==> flow/design.v <==
module Fiveto32Decoder(Select, Wenable, Load_Out);
input [4:0] Select;
input Wenable;
output reg [31:0] Load_Out;
always@(*)
if (Wenable == 1)
case(Select)
5'h0 : Load_Out = 32'h00000001;
5'h1 : Load_Out = 32'h00000002;
5'h2 : Load_Out = 32'h00000004;
5'h3 : Load_Out = 32'h00000008;
5'h4 : Load_Out = 32'h00000010;
5'h5 : Load_Out = 32'h00000020;
5'h6 : Load_Out = 32'h00000040;
5'h7 : Load_Out = 32'h00000080;
5'h8 : Load_Out = 32'h00000100;
5'h9 : Load_Out = 32'h00000200;
5'hA : Load_Out = 32'h00000400;
5'hB : Load_Out = 32'h00000800;
5'hC : Load_Out = 32'h000001000;
5'hD : Load_Out = 32'h000002000;
5'hE : Load_Out = 32'h000004000;
5'hF : Load_Out = 32'h000008000;
5'h10 : Load_Out = 32'h00010000;
5'h11 : Load_Out = 32'h00020000;
5'h12 : Load_Out = 32'h00040000;
5'h13 : Load_Out = 32'h00080000;
5'h14 : Load_Out = 32'h00100000;
5'h15 : Load_Out = 32'h00200000;
5'h16 : Load_Out = 32'h00400000;
5'h17 : Load_Out = 32'h00800000;
5'h18 : Load_Out = 32'h01000000;
5'h19 : Load_Out = 32'h02000000;
5'h1A : Load_Out = 32'h04000000;
5'h1B : Load_Out = 32'h08000000;
5'h1C : Load_Out = 32'h10000000;
5'h1D : Load_Out = 32'h20000000;
5'h1E : Load_Out = 32'h40000000;
5'h1F : Load_Out = 32'h80000000;
default: Load_Out = 32'h00000000;
endcase
else
Load_Out <= 0;
endmodule
module Register32bit (Din, Dout, Load, Reset, clk);
input [31:0] Din;
output reg [31:0] Dout;
input Load, Reset, clk;
always@(posedge clk or posedge Reset) begin
if (Reset == 1)
Dout = 0;
else if (Load == 1)
Dout <= Din;
else
Dout <= Dout;
end
endmodule
module Mux32to1 (Reg0,Reg1,Reg2,Reg3,Reg4,Reg5,Reg6,Reg7,Reg8,Reg9,Reg10,Reg11,Reg12,Reg13,Reg14,Reg15,Reg16,Reg17,Reg18,Reg19,Reg20,Reg21,Reg22,Reg23,Reg24,Reg25,Reg26,Reg27,Reg28,Reg29,Reg30,Reg31, Select, Regout);
input [31:0]Reg0, Reg1,Reg2,Reg3,Reg4,Reg5,Reg6,Reg7,Reg8,Reg9,Reg10,Reg11,Reg12,Reg13,Reg14,Reg15,Reg16;
input [31:0]Reg17,Reg18,Reg19,Reg20,Reg21,Reg22,Reg23,Reg24,Reg25,Reg26,Reg27,Reg28,Reg29,Reg30,Reg31;
input [4:0]Select;
output reg [31:0] Regout;
always@(*)
case(Select)
5'h0: Regout <= Reg0;
5'h1: Regout <= Reg1;
5'h2: Regout <= Reg2;
5'h3: Regout <= Reg3;
5'h4: Regout <= Reg4;
5'h5: Regout <= Reg5;
5'h6: Regout <= Reg6;
5'h7: Regout <= Reg7;
5'h8: Regout <= Reg8;
5'h9: Regout <= Reg9;
5'hA: Regout <= Reg10;
5'hB: Regout <= Reg11;
5'hC: Regout <= Reg12;
5'hD: Regout <= Reg13;
5'hE: Regout <= Reg14;
5'hF: Regout <= Reg15;
5'h10: Regout <= Reg16;
5'h11: Regout <= Reg17;
5'h12: Regout <= Reg18;
5'h13: Regout <= Reg19;
5'h14: Regout <= Reg20;
5'h15: Regout <= Reg21;
5'h16: Regout <= Reg22;
5'h17: Regout <= Reg23;
5'h18: Regout <= Reg24;
5'h19: Regout <= Reg25;
5'h1A: Regout <= Reg26;
5'h1B: Regout <= Reg27;
5'h1C: Regout <= Reg28;
5'h1D: Regout <= Reg29;
5'h1E: Regout <= Reg30;
5'h1F: Regout <= Reg31;
default Regout <= 32'b0;
endcase
endmodule
module RegisterFile32Bits(DataIn,DataA,DataB,RdAddress1,RdAddress2,WrtAddress,clk,Reset,Wenable);
input[31:0]DataIn;
input clk,Reset,Wenable;
input [4:0]RdAddress1,RdAddress2,WrtAddress;
output [31:0]DataA,DataB;
wire [31:0] Load;
wire [31:0] Dout0;
wire [31:0] Dout1;
wire [31:0] Dout2;
wire [31:0] Dout3;
wire [31:0] Dout4;
wire [31:0] Dout5;
wire [31:0] Dout6;
wire [31:0] Dout7;
wire [31:0] Dout8;
wire [31:0] Dout9;
wire [31:0] Dout10;
wire [31:0] Dout11;
wire [31:0] Dout12;
wire [31:0] Dout13;
wire [31:0] Dout14;
wire [31:0] Dout15;
wire [31:0] Dout16;
wire [31:0] Dout17;
wire [31:0] Dout18;
wire [31:0] Dout19;
wire [31:0] Dout20;
wire [31:0] Dout21;
wire [31:0] Dout22;
wire [31:0] Dout23;
wire [31:0] Dout24;
wire [31:0] Dout25;
wire [31:0] Dout26;
wire [31:0] Dout27;
wire [31:0] Dout28;
wire [31:0] Dout29;
wire [31:0] Dout30;
wire [31:0] Dout31;
Fiveto32Decoder u00 (WrtAddress,Wenable,Load);
Register32bit uu0 (DataIn, Dout0, Load[0], Reset, clk);
Register32bit uu1 (DataIn, Dout1, Load[1], Reset, clk);
Register32bit uu2 (DataIn, Dout2, Load[2], Reset, clk);
Register32bit uu3 (DataIn, Dout3, Load[3], Reset, clk);
Register32bit uu4 (DataIn, Dout4, Load[4], Reset, clk);
Register32bit uu5 (DataIn, Dout5, Load[5], Reset, clk);
Register32bit uu6 (DataIn, Dout6, Load[6], Reset, clk);
Register32bit uu7 (DataIn, Dout7, Load[7], Reset, clk);
Register32bit uu8 (DataIn, Dout8, Load[8], Reset, clk);
Register32bit uu9 (DataIn, Dout9, Load[9], Reset, clk);
Register32bit uu10 (DataIn, Dout10, Load[10], Reset, clk);
Register32bit uu11 (DataIn, Dout11, Load[11], Reset, clk);
Register32bit uu12 (DataIn, Dout12, Load[12], Reset, clk);
Register32bit uu13 (DataIn, Dout13, Load[13], Reset, clk);
Register32bit uu14 (DataIn, Dout14, Load[14], Reset, clk);
Register32bit uu15 (DataIn, Dout15, Load[15], Reset, clk);
Register32bit uu16 (DataIn, Dout16, Load[16], Reset, clk);
Register32bit uu17 (DataIn, Dout17, Load[17], Reset, clk);
Register32bit uu18 (DataIn, Dout18, Load[18], Reset, clk);
Register32bit uu19 (DataIn, Dout19, Load[19], Reset, clk);
Register32bit uu20 (DataIn, Dout20, Load[20], Reset, clk);
Register32bit uu21 (DataIn, Dout21, Load[21], Reset, clk);
Register32bit uu22 (DataIn, Dout22, Load[22], Reset, clk);
Register32bit uu23 (DataIn, Dout23, Load[23], Reset, clk);
Register32bit uu24 (DataIn, Dout24, Load[24], Reset, clk);
Register32bit uu25 (DataIn, Dout25, Load[25], Reset, clk);
Register32bit uu26 (DataIn, Dout26, Load[26], Reset, clk);
Register32bit uu27 (DataIn, Dout27, Load[27], Reset, clk);
Register32bit uu28 (DataIn, Dout28, Load[28], Reset, clk);
Register32bit uu29 (DataIn, Dout29, Load[29], Reset, clk);
Register32bit uu30 (DataIn, Dout30, Load[30], Reset, clk);
Register32bit uu31 (DataIn, Dout31, Load[31], Reset, clk);
Mux32to1 um1(Dout0,Dout1,Dout2,Dout3,Dout4,Dout5,Dout6,Dout7,Dout8,Dout9,Dout10,Dout11,Dout12,Dout13,Dout14,Dout15,Dout16,Dout17,Dout18,Dout19,Dout20,Dout21,Dout22,Dout23,Dout24,Dout25,Dout26,Dout27,Dout28,Dout29,Dout30,Dout31,RdAddress1, DataA);
Mux32to1 um2(Dout0,Dout1,Dout2,Dout3,Dout4,Dout5,Dout6,Dout7,Dout8,Dout9,Dout10,Dout11,Dout12,Dout13,Dout14,Dout15,Dout16,Dout17,Dout18,Dout19,Dout20,Dout21,Dout22,Dout23,Dout24,Dout25,Dout26,Dout27,Dout28,Dout29,Dout30,Dout31,RdAddress2, DataB);
endmodule 
# Reports on RegisterFile32Bits
# Tool output for the design above before and after an edit, in the order of the flow.
# "orig" refers to lines of the RTL above, "edited" to lines of the edited file.
# "delta" is "edited" less "orig", of the values as shown.
# Operators carry their Yosys type and port widths (W data, S select, Z words).
# Library cell names are shortened.
# Not given: n/a
[inputs]
top_module = "RegisterFile32Bits"
clk_port = "clk"
library = "sky130hd"
corner = "tt_025C_1v80"

# Diff
# The edit as a unified diff against the file above.
# The edited RTL no longer does the same as the RTL above: the edit was made by script, with no optimisation intended.
# begin of diff
@@ -132,5 +132,5 @@
 wire [31:0] Dout26;
 wire [31:0] Dout27;
-wire [31:0] Dout28;
+wire [15:0] Dout28;
 wire [31:0] Dout29;
 wire [31:0] Dout30;
# end of diff

# After elaboration
# Source: Yosys, flattened and elaborated, memories not mapped. Widths are those after wreduce; folded enables and synchronous resets count as part of the registers. Registers that Yosys merges into a memory's read port (data or address) are not register bits. Print and check cells do not count. Equal cells are merged and count once.
# Memory sizes are those after Yosys's memory passes, which may raise the word count (mostly to a power of two), join words into wider ones and drop unused or constant bits.
[bits]
columns = ["item", "orig", "edited", "delta"]
rows = [
  ["mem_count", 1, 1, 0],
  ["reg_bits", 1024, 1008, -16],
  ["inputBits", 50, 50, 0],
  ["rom_bits", 1024, 1024, 0],
  ["out_inout_bits", 64, 64, 0],
]
[classes]
columns = ["item", "orig", "edited", "delta"]
rows = [
  ["equal", 62, 62, 0],
  ["n_mux", 3, 3, 0],
  ["reduce_and_logical", 2, 2, 0],
]
[mem_list]
columns = ["item", "orig", "edited"]
rows = [
  ["memory_list", "32 x 32 bit 1R0W", "32 x 32 bit 1R0W"],
]
[ops]
columns = ["operator", "orig", "edited", "delta"]
rows = [
  ["$eq A5 B5 Y1 const B", 32, 32, 0],
  ["$eq A5 B4 Y1 const B", 16, 16, 0],
  ["$eq A5 B3 Y1 const B", 8, 8, 0],
  ["$eq A5 B2 Y1 const B", 4, 4, 0],
  ["$eq A5 B1 Y1 const B", 2, 2, 0],
  ["$logic_not A5 Y1", 2, 2, 0],
  ["$pmux W32 S32", 2, 2, 0],
  ["$mux W32", 1, 1, 0],
]

# Longest topological paths
# Yosys ltp: most cells in a row. Word level: on the elaborated netlist, between registers, memories and ports. Mapped: between sequential cells and ports; inverters and the memories' decode and read muxes count.
[logic_depth]
columns = ["item", "orig", "edited", "delta"]
rows = [
  ["word_depth", 2, 2, 0],
  ["ABC_AREA", "0", "0", "n/a"],
  ["ltp_mapped", 10, 10, 0],
  ["depth_no_buf", 5, 6, 1],
]

# Mapped cells and area
# Yosys stat after the flow's synthesis: flattened, memories mapped to cells. It holds for the ABC_AREA given above (unset counts as 0); a run with the other value may have another netlist.
[synth_totals]
columns = ["item", "orig", "edited", "delta"]
rows = [
  ["sequential_area_um2", 25624.6, 25224.2, -400.4],
  ["area_um2", 54133.2, 50355.8, -3777.4],
  ["cells", 5157, 4298, -859],
  ["flip_flops", 1024, 1008, -16],
]
[types]
columns = ["cell", "orig", "edited", "delta"]
rows = [
  ["nand3_1", 1299, 69, -1230],
  ["a22oi_1", 210, 820, 610],
  ["nand4_1", 388, 111, -277],
  ["clkbuf_1", 428, 172, -256],
  ["nand2_1", 26, 218, 192],
  ["buf_2", 59, 176, 117],
  ["nor2_1", 60, 169, 109],
  ["and3_1", 71, 6, -65],
  ["buf_1", 104, 45, -59],
  ["nor3_1", 17, 63, 46],
  ["nor4_1", 67, 22, -45],
  ["a21oi_1", 50, 93, 43],
  ["mux2_2", 1028, 991, -37],
  ["buf_4", 1, 36, 35],
  ["a221o_1", 29, 1, -28],
  ["o32a_1", 33, 6, -27],
  ["or4_1", 32, 5, -27],
  ["and2_1", 29, 4, -25],
]
# The list need not be complete.
# By module: a second synthesis without flattening, with its own total; a netlist apart from the flattened one above.
[unflattened]
columns = ["item", "orig", "edited", "delta"]
rows = [
  ["cells_unflattened", 4963, 4964, 1],
  ["hier_area_um2", 59315.6, 59319.4, 3.8],
]
# Rows give one instance, submodules left out.
[modules_orig]
columns = ["mod", "n_cells", "instances", "seq_area_um2", "area_um2"]
rows = [
  ["Register32bit", 69, 32, 800.8, 1348.8],
  ["Mux32to1", 1354, 2, 0.0, 7960.1],
  ["Fiveto32Decoder", 47, 1, 0.0, 234.0],
  ["RegisterFile32Bits", 0, 1, 0.0, 0.0],
]
[modules_edited]
columns = ["mod", "n_cells", "instances", "seq_area_um2", "area_um2"]
rows = [
  ["Register32bit", 69, 32, 800.8, 1348.8],
  ["Mux32to1", 1354, 2, 0.0, 7960.1],
  ["Fiveto32Decoder", 47, 1, 0.0, 234.0],
  ["RegisterFile32Bits", 1, 1, 0.0, 3.8],
]

# Timing after synthesis
# OpenSTA on the mapped netlist: ideal clock, no wires. The path of least setup slack (recovery checks aside). Input and output delay are each 20% of the period. Register names are those of the netlist, which keeps one name where synthesis merged equal registers.
[synth_timing]
columns = ["item", "orig", "edited", "delta"]
rows = [
  ["path_kind", "input port to output port", "input port to output port", "n/a"],
  ["startpoint", "in RdAddress1[3]", "in RdAddress2[0]", "n/a"],
  ["endpoint", "out DataA[12]", "out DataB[26]", "n/a"],
  ["clock_period_ps", 7000, 7000, 0],
  ["out_delay_ps", 1400, 1400, 0],
  ["stages", 8, 10, 2],
  ["n_path_buf", 3, 4, 1],
  ["required_ps", 5600, 5600, 0],
  ["t_first_pin_ps", 1400, 1400, 0],
  ["slack_ps", 2444, 2646, 202],
  ["delay_ps", 1756, 1554, -202],
  ["arrival_time_ps", 3156, 2954, -202],
  ["period_less_setup_slack_ps", 4556, 4354, -202],
]
# "delay_ps" = arrival - input delay + setup time.
# At an output port there is no setup time.
# "stages" counts driving pins, that of a launching flip-flop among them; a cell with two outputs on the path counts twice.
# "period_less_setup_slack_ps" is the clock period less the worst setup slack; recovery checks do not enter. This is arithmetic on one report: input and output delays are still those of the set period (20% each).
# Between the ends stands the longest chain of elaborated cells between them, by number of cells; it is not shown to be the way that was timed. Of several equally long chains one is given.
# A line is the first line of the expression or statement that the cell stems from. Yosys adds cells for indexed reads and writes and turns some case tables into memories.
[synth_via_orig]
cell_sequence = "buf_2 -> nor2b_4 -> buf_6 -> and2_1 -> buf_2 -> a221o_1 -> or4_1 -> o32a_1"
elab_chain_cells = 2
cone_cells = 33
[synth_lines_orig]
columns = ["item", "line_no", "text"]
rows = [
  ["start, declared", 103, "input [4:0]RdAddress1,RdAddress2,WrtAddress;"],
  ["$eq A5 B5 Y1", 64, "case(Select)"],
  ["$pmux W32 S32", 64, ""],
  ["end, declared", 104, "output [31:0]DataA,DataB;"],
]
[synth_via_edited]
cell_sequence = "buf_4 -> or2_2 -> buf_6 -> nor2_1 -> buf_2 -> buf_4 -> a22oi_1 -> nand2_1 -> a211oi_1 -> a21oi_1"
elab_chain_cells = 2
cone_cells = 33
[synth_lines_edited]
columns = ["item", "line_no", "text"]
rows = [
  ["start, declared", 103, "input [4:0]RdAddress1,RdAddress2,WrtAddress;"],
  ["$eq A5 B5 Y1", 64, "case(Select)"],
  ["$pmux W32 S32", 64, ""],
  ["end, declared", 104, "output [31:0]DataA,DataB;"],
]

# Worst path after layout
# Path of least setup slack in the final report of the runs of pair 1 (OpenROAD, finished layout, wires in). Where an end is a register, its clock arrival counts in the times.
# The report prints the path's times to 10 ps; the period is as set.
[layout_timing]
columns = ["item", "orig", "edited", "delta"]
rows = [
  ["path_kind", "input port to output port", "input port to output port", "n/a"],
  ["startpoint", "in RdAddress1[0]", "in RdAddress1[2]", "n/a"],
  ["endpoint", "out DataA[15]", "out DataA[18]", "n/a"],
  ["n_path_buf", 4, 3, -1],
  ["clock_period_ps", 6810, 6810, 0],
  ["t_first_pin_ps", 1360, 1360, 0],
  ["required_ps", 5450, 5450, 0],
  ["slack_ps", 320, 170, -150],
  ["stages", 9, 9, 0],
  ["arrival_time_ps", 5130, 5280, 150],
  ["out_delay_ps", 1360, 1360, 0],
]
# Between the ends stands the longest chain of elaborated cells between them, by number of cells; it is not shown to be the way that was timed. Of several equally long chains one is given.
[layout_via_orig]
cell_sequence = "clkdlybuf4s50_1 -> nor3b_2 -> buf_12 -> and2_2 -> buf_12 -> a22oi_1 -> nand4_1 -> o32a_1 -> clkdlybuf4s50_1"
elab_chain_cells = 2
cone_cells = 33
[layout_lines_orig]
columns = ["item", "line_no", "text"]
rows = [
  ["start, declared", 103, "input [4:0]RdAddress1,RdAddress2,WrtAddress;"],
  ["$eq A5 B5 Y1", 64, "case(Select)"],
  ["$pmux W32 S32", 64, ""],
  ["end, declared", 104, "output [31:0]DataA,DataB;"],
]
[layout_via_edited]
cell_sequence = "clkdlybuf4s50_1 -> buf_4 -> nand2b_1 -> nor2_4 -> a22oi_1 -> nand4_1 -> a2111oi_0 -> a21oi_1 -> clkdlybuf4s50_1"
elab_chain_cells = 2
cone_cells = 33
[layout_lines_edited]
columns = ["item", "line_no", "text"]
rows = [
  ["start, declared", 103, "input [4:0]RdAddress1,RdAddress2,WrtAddress;"],
  ["$eq A5 B5 Y1", 64, "case(Select)"],
  ["$pmux W32 S32", 64, ""],
  ["end, declared", 104, "output [31:0]DataA,DataB;"],
]

# Flow runs
# Runs of the flow (Yosys, OpenROAD) on both versions; the two runs of a pair have the same settings. The constraints put input and output delay at 20% of the set period each and load the outputs with 0.01 pF.
[settings_pair_1]
CORE_UTILIZATION = 50
period_ns = 6.81
CAP_MARGIN = 20
CORE_MARGIN = 2
SLEW_MARGIN = 20
[results_pair_1]
columns = ["item", "orig", "edited", "delta"]
rows = [
  ["fin_power_mw", 17.712, 16.907, -0.805],
  ["synthArea_um2", 54133.2, 50355.8, -3777.4],
  ["hold_ws_ps", 529, 533, 4],
  ["fin_ws_ps", 317, 166, -151],
  ["design_die_area_um2", 110916.0, 103266.0, -7650.0],
  ["tns_ps", 0, 0, 0],
  ["finalUtil_frac", 0.572, 0.578, 0.006],
]
# "fin_power_mw": no workload was simulated; the value follows from the tool's default switching activity.
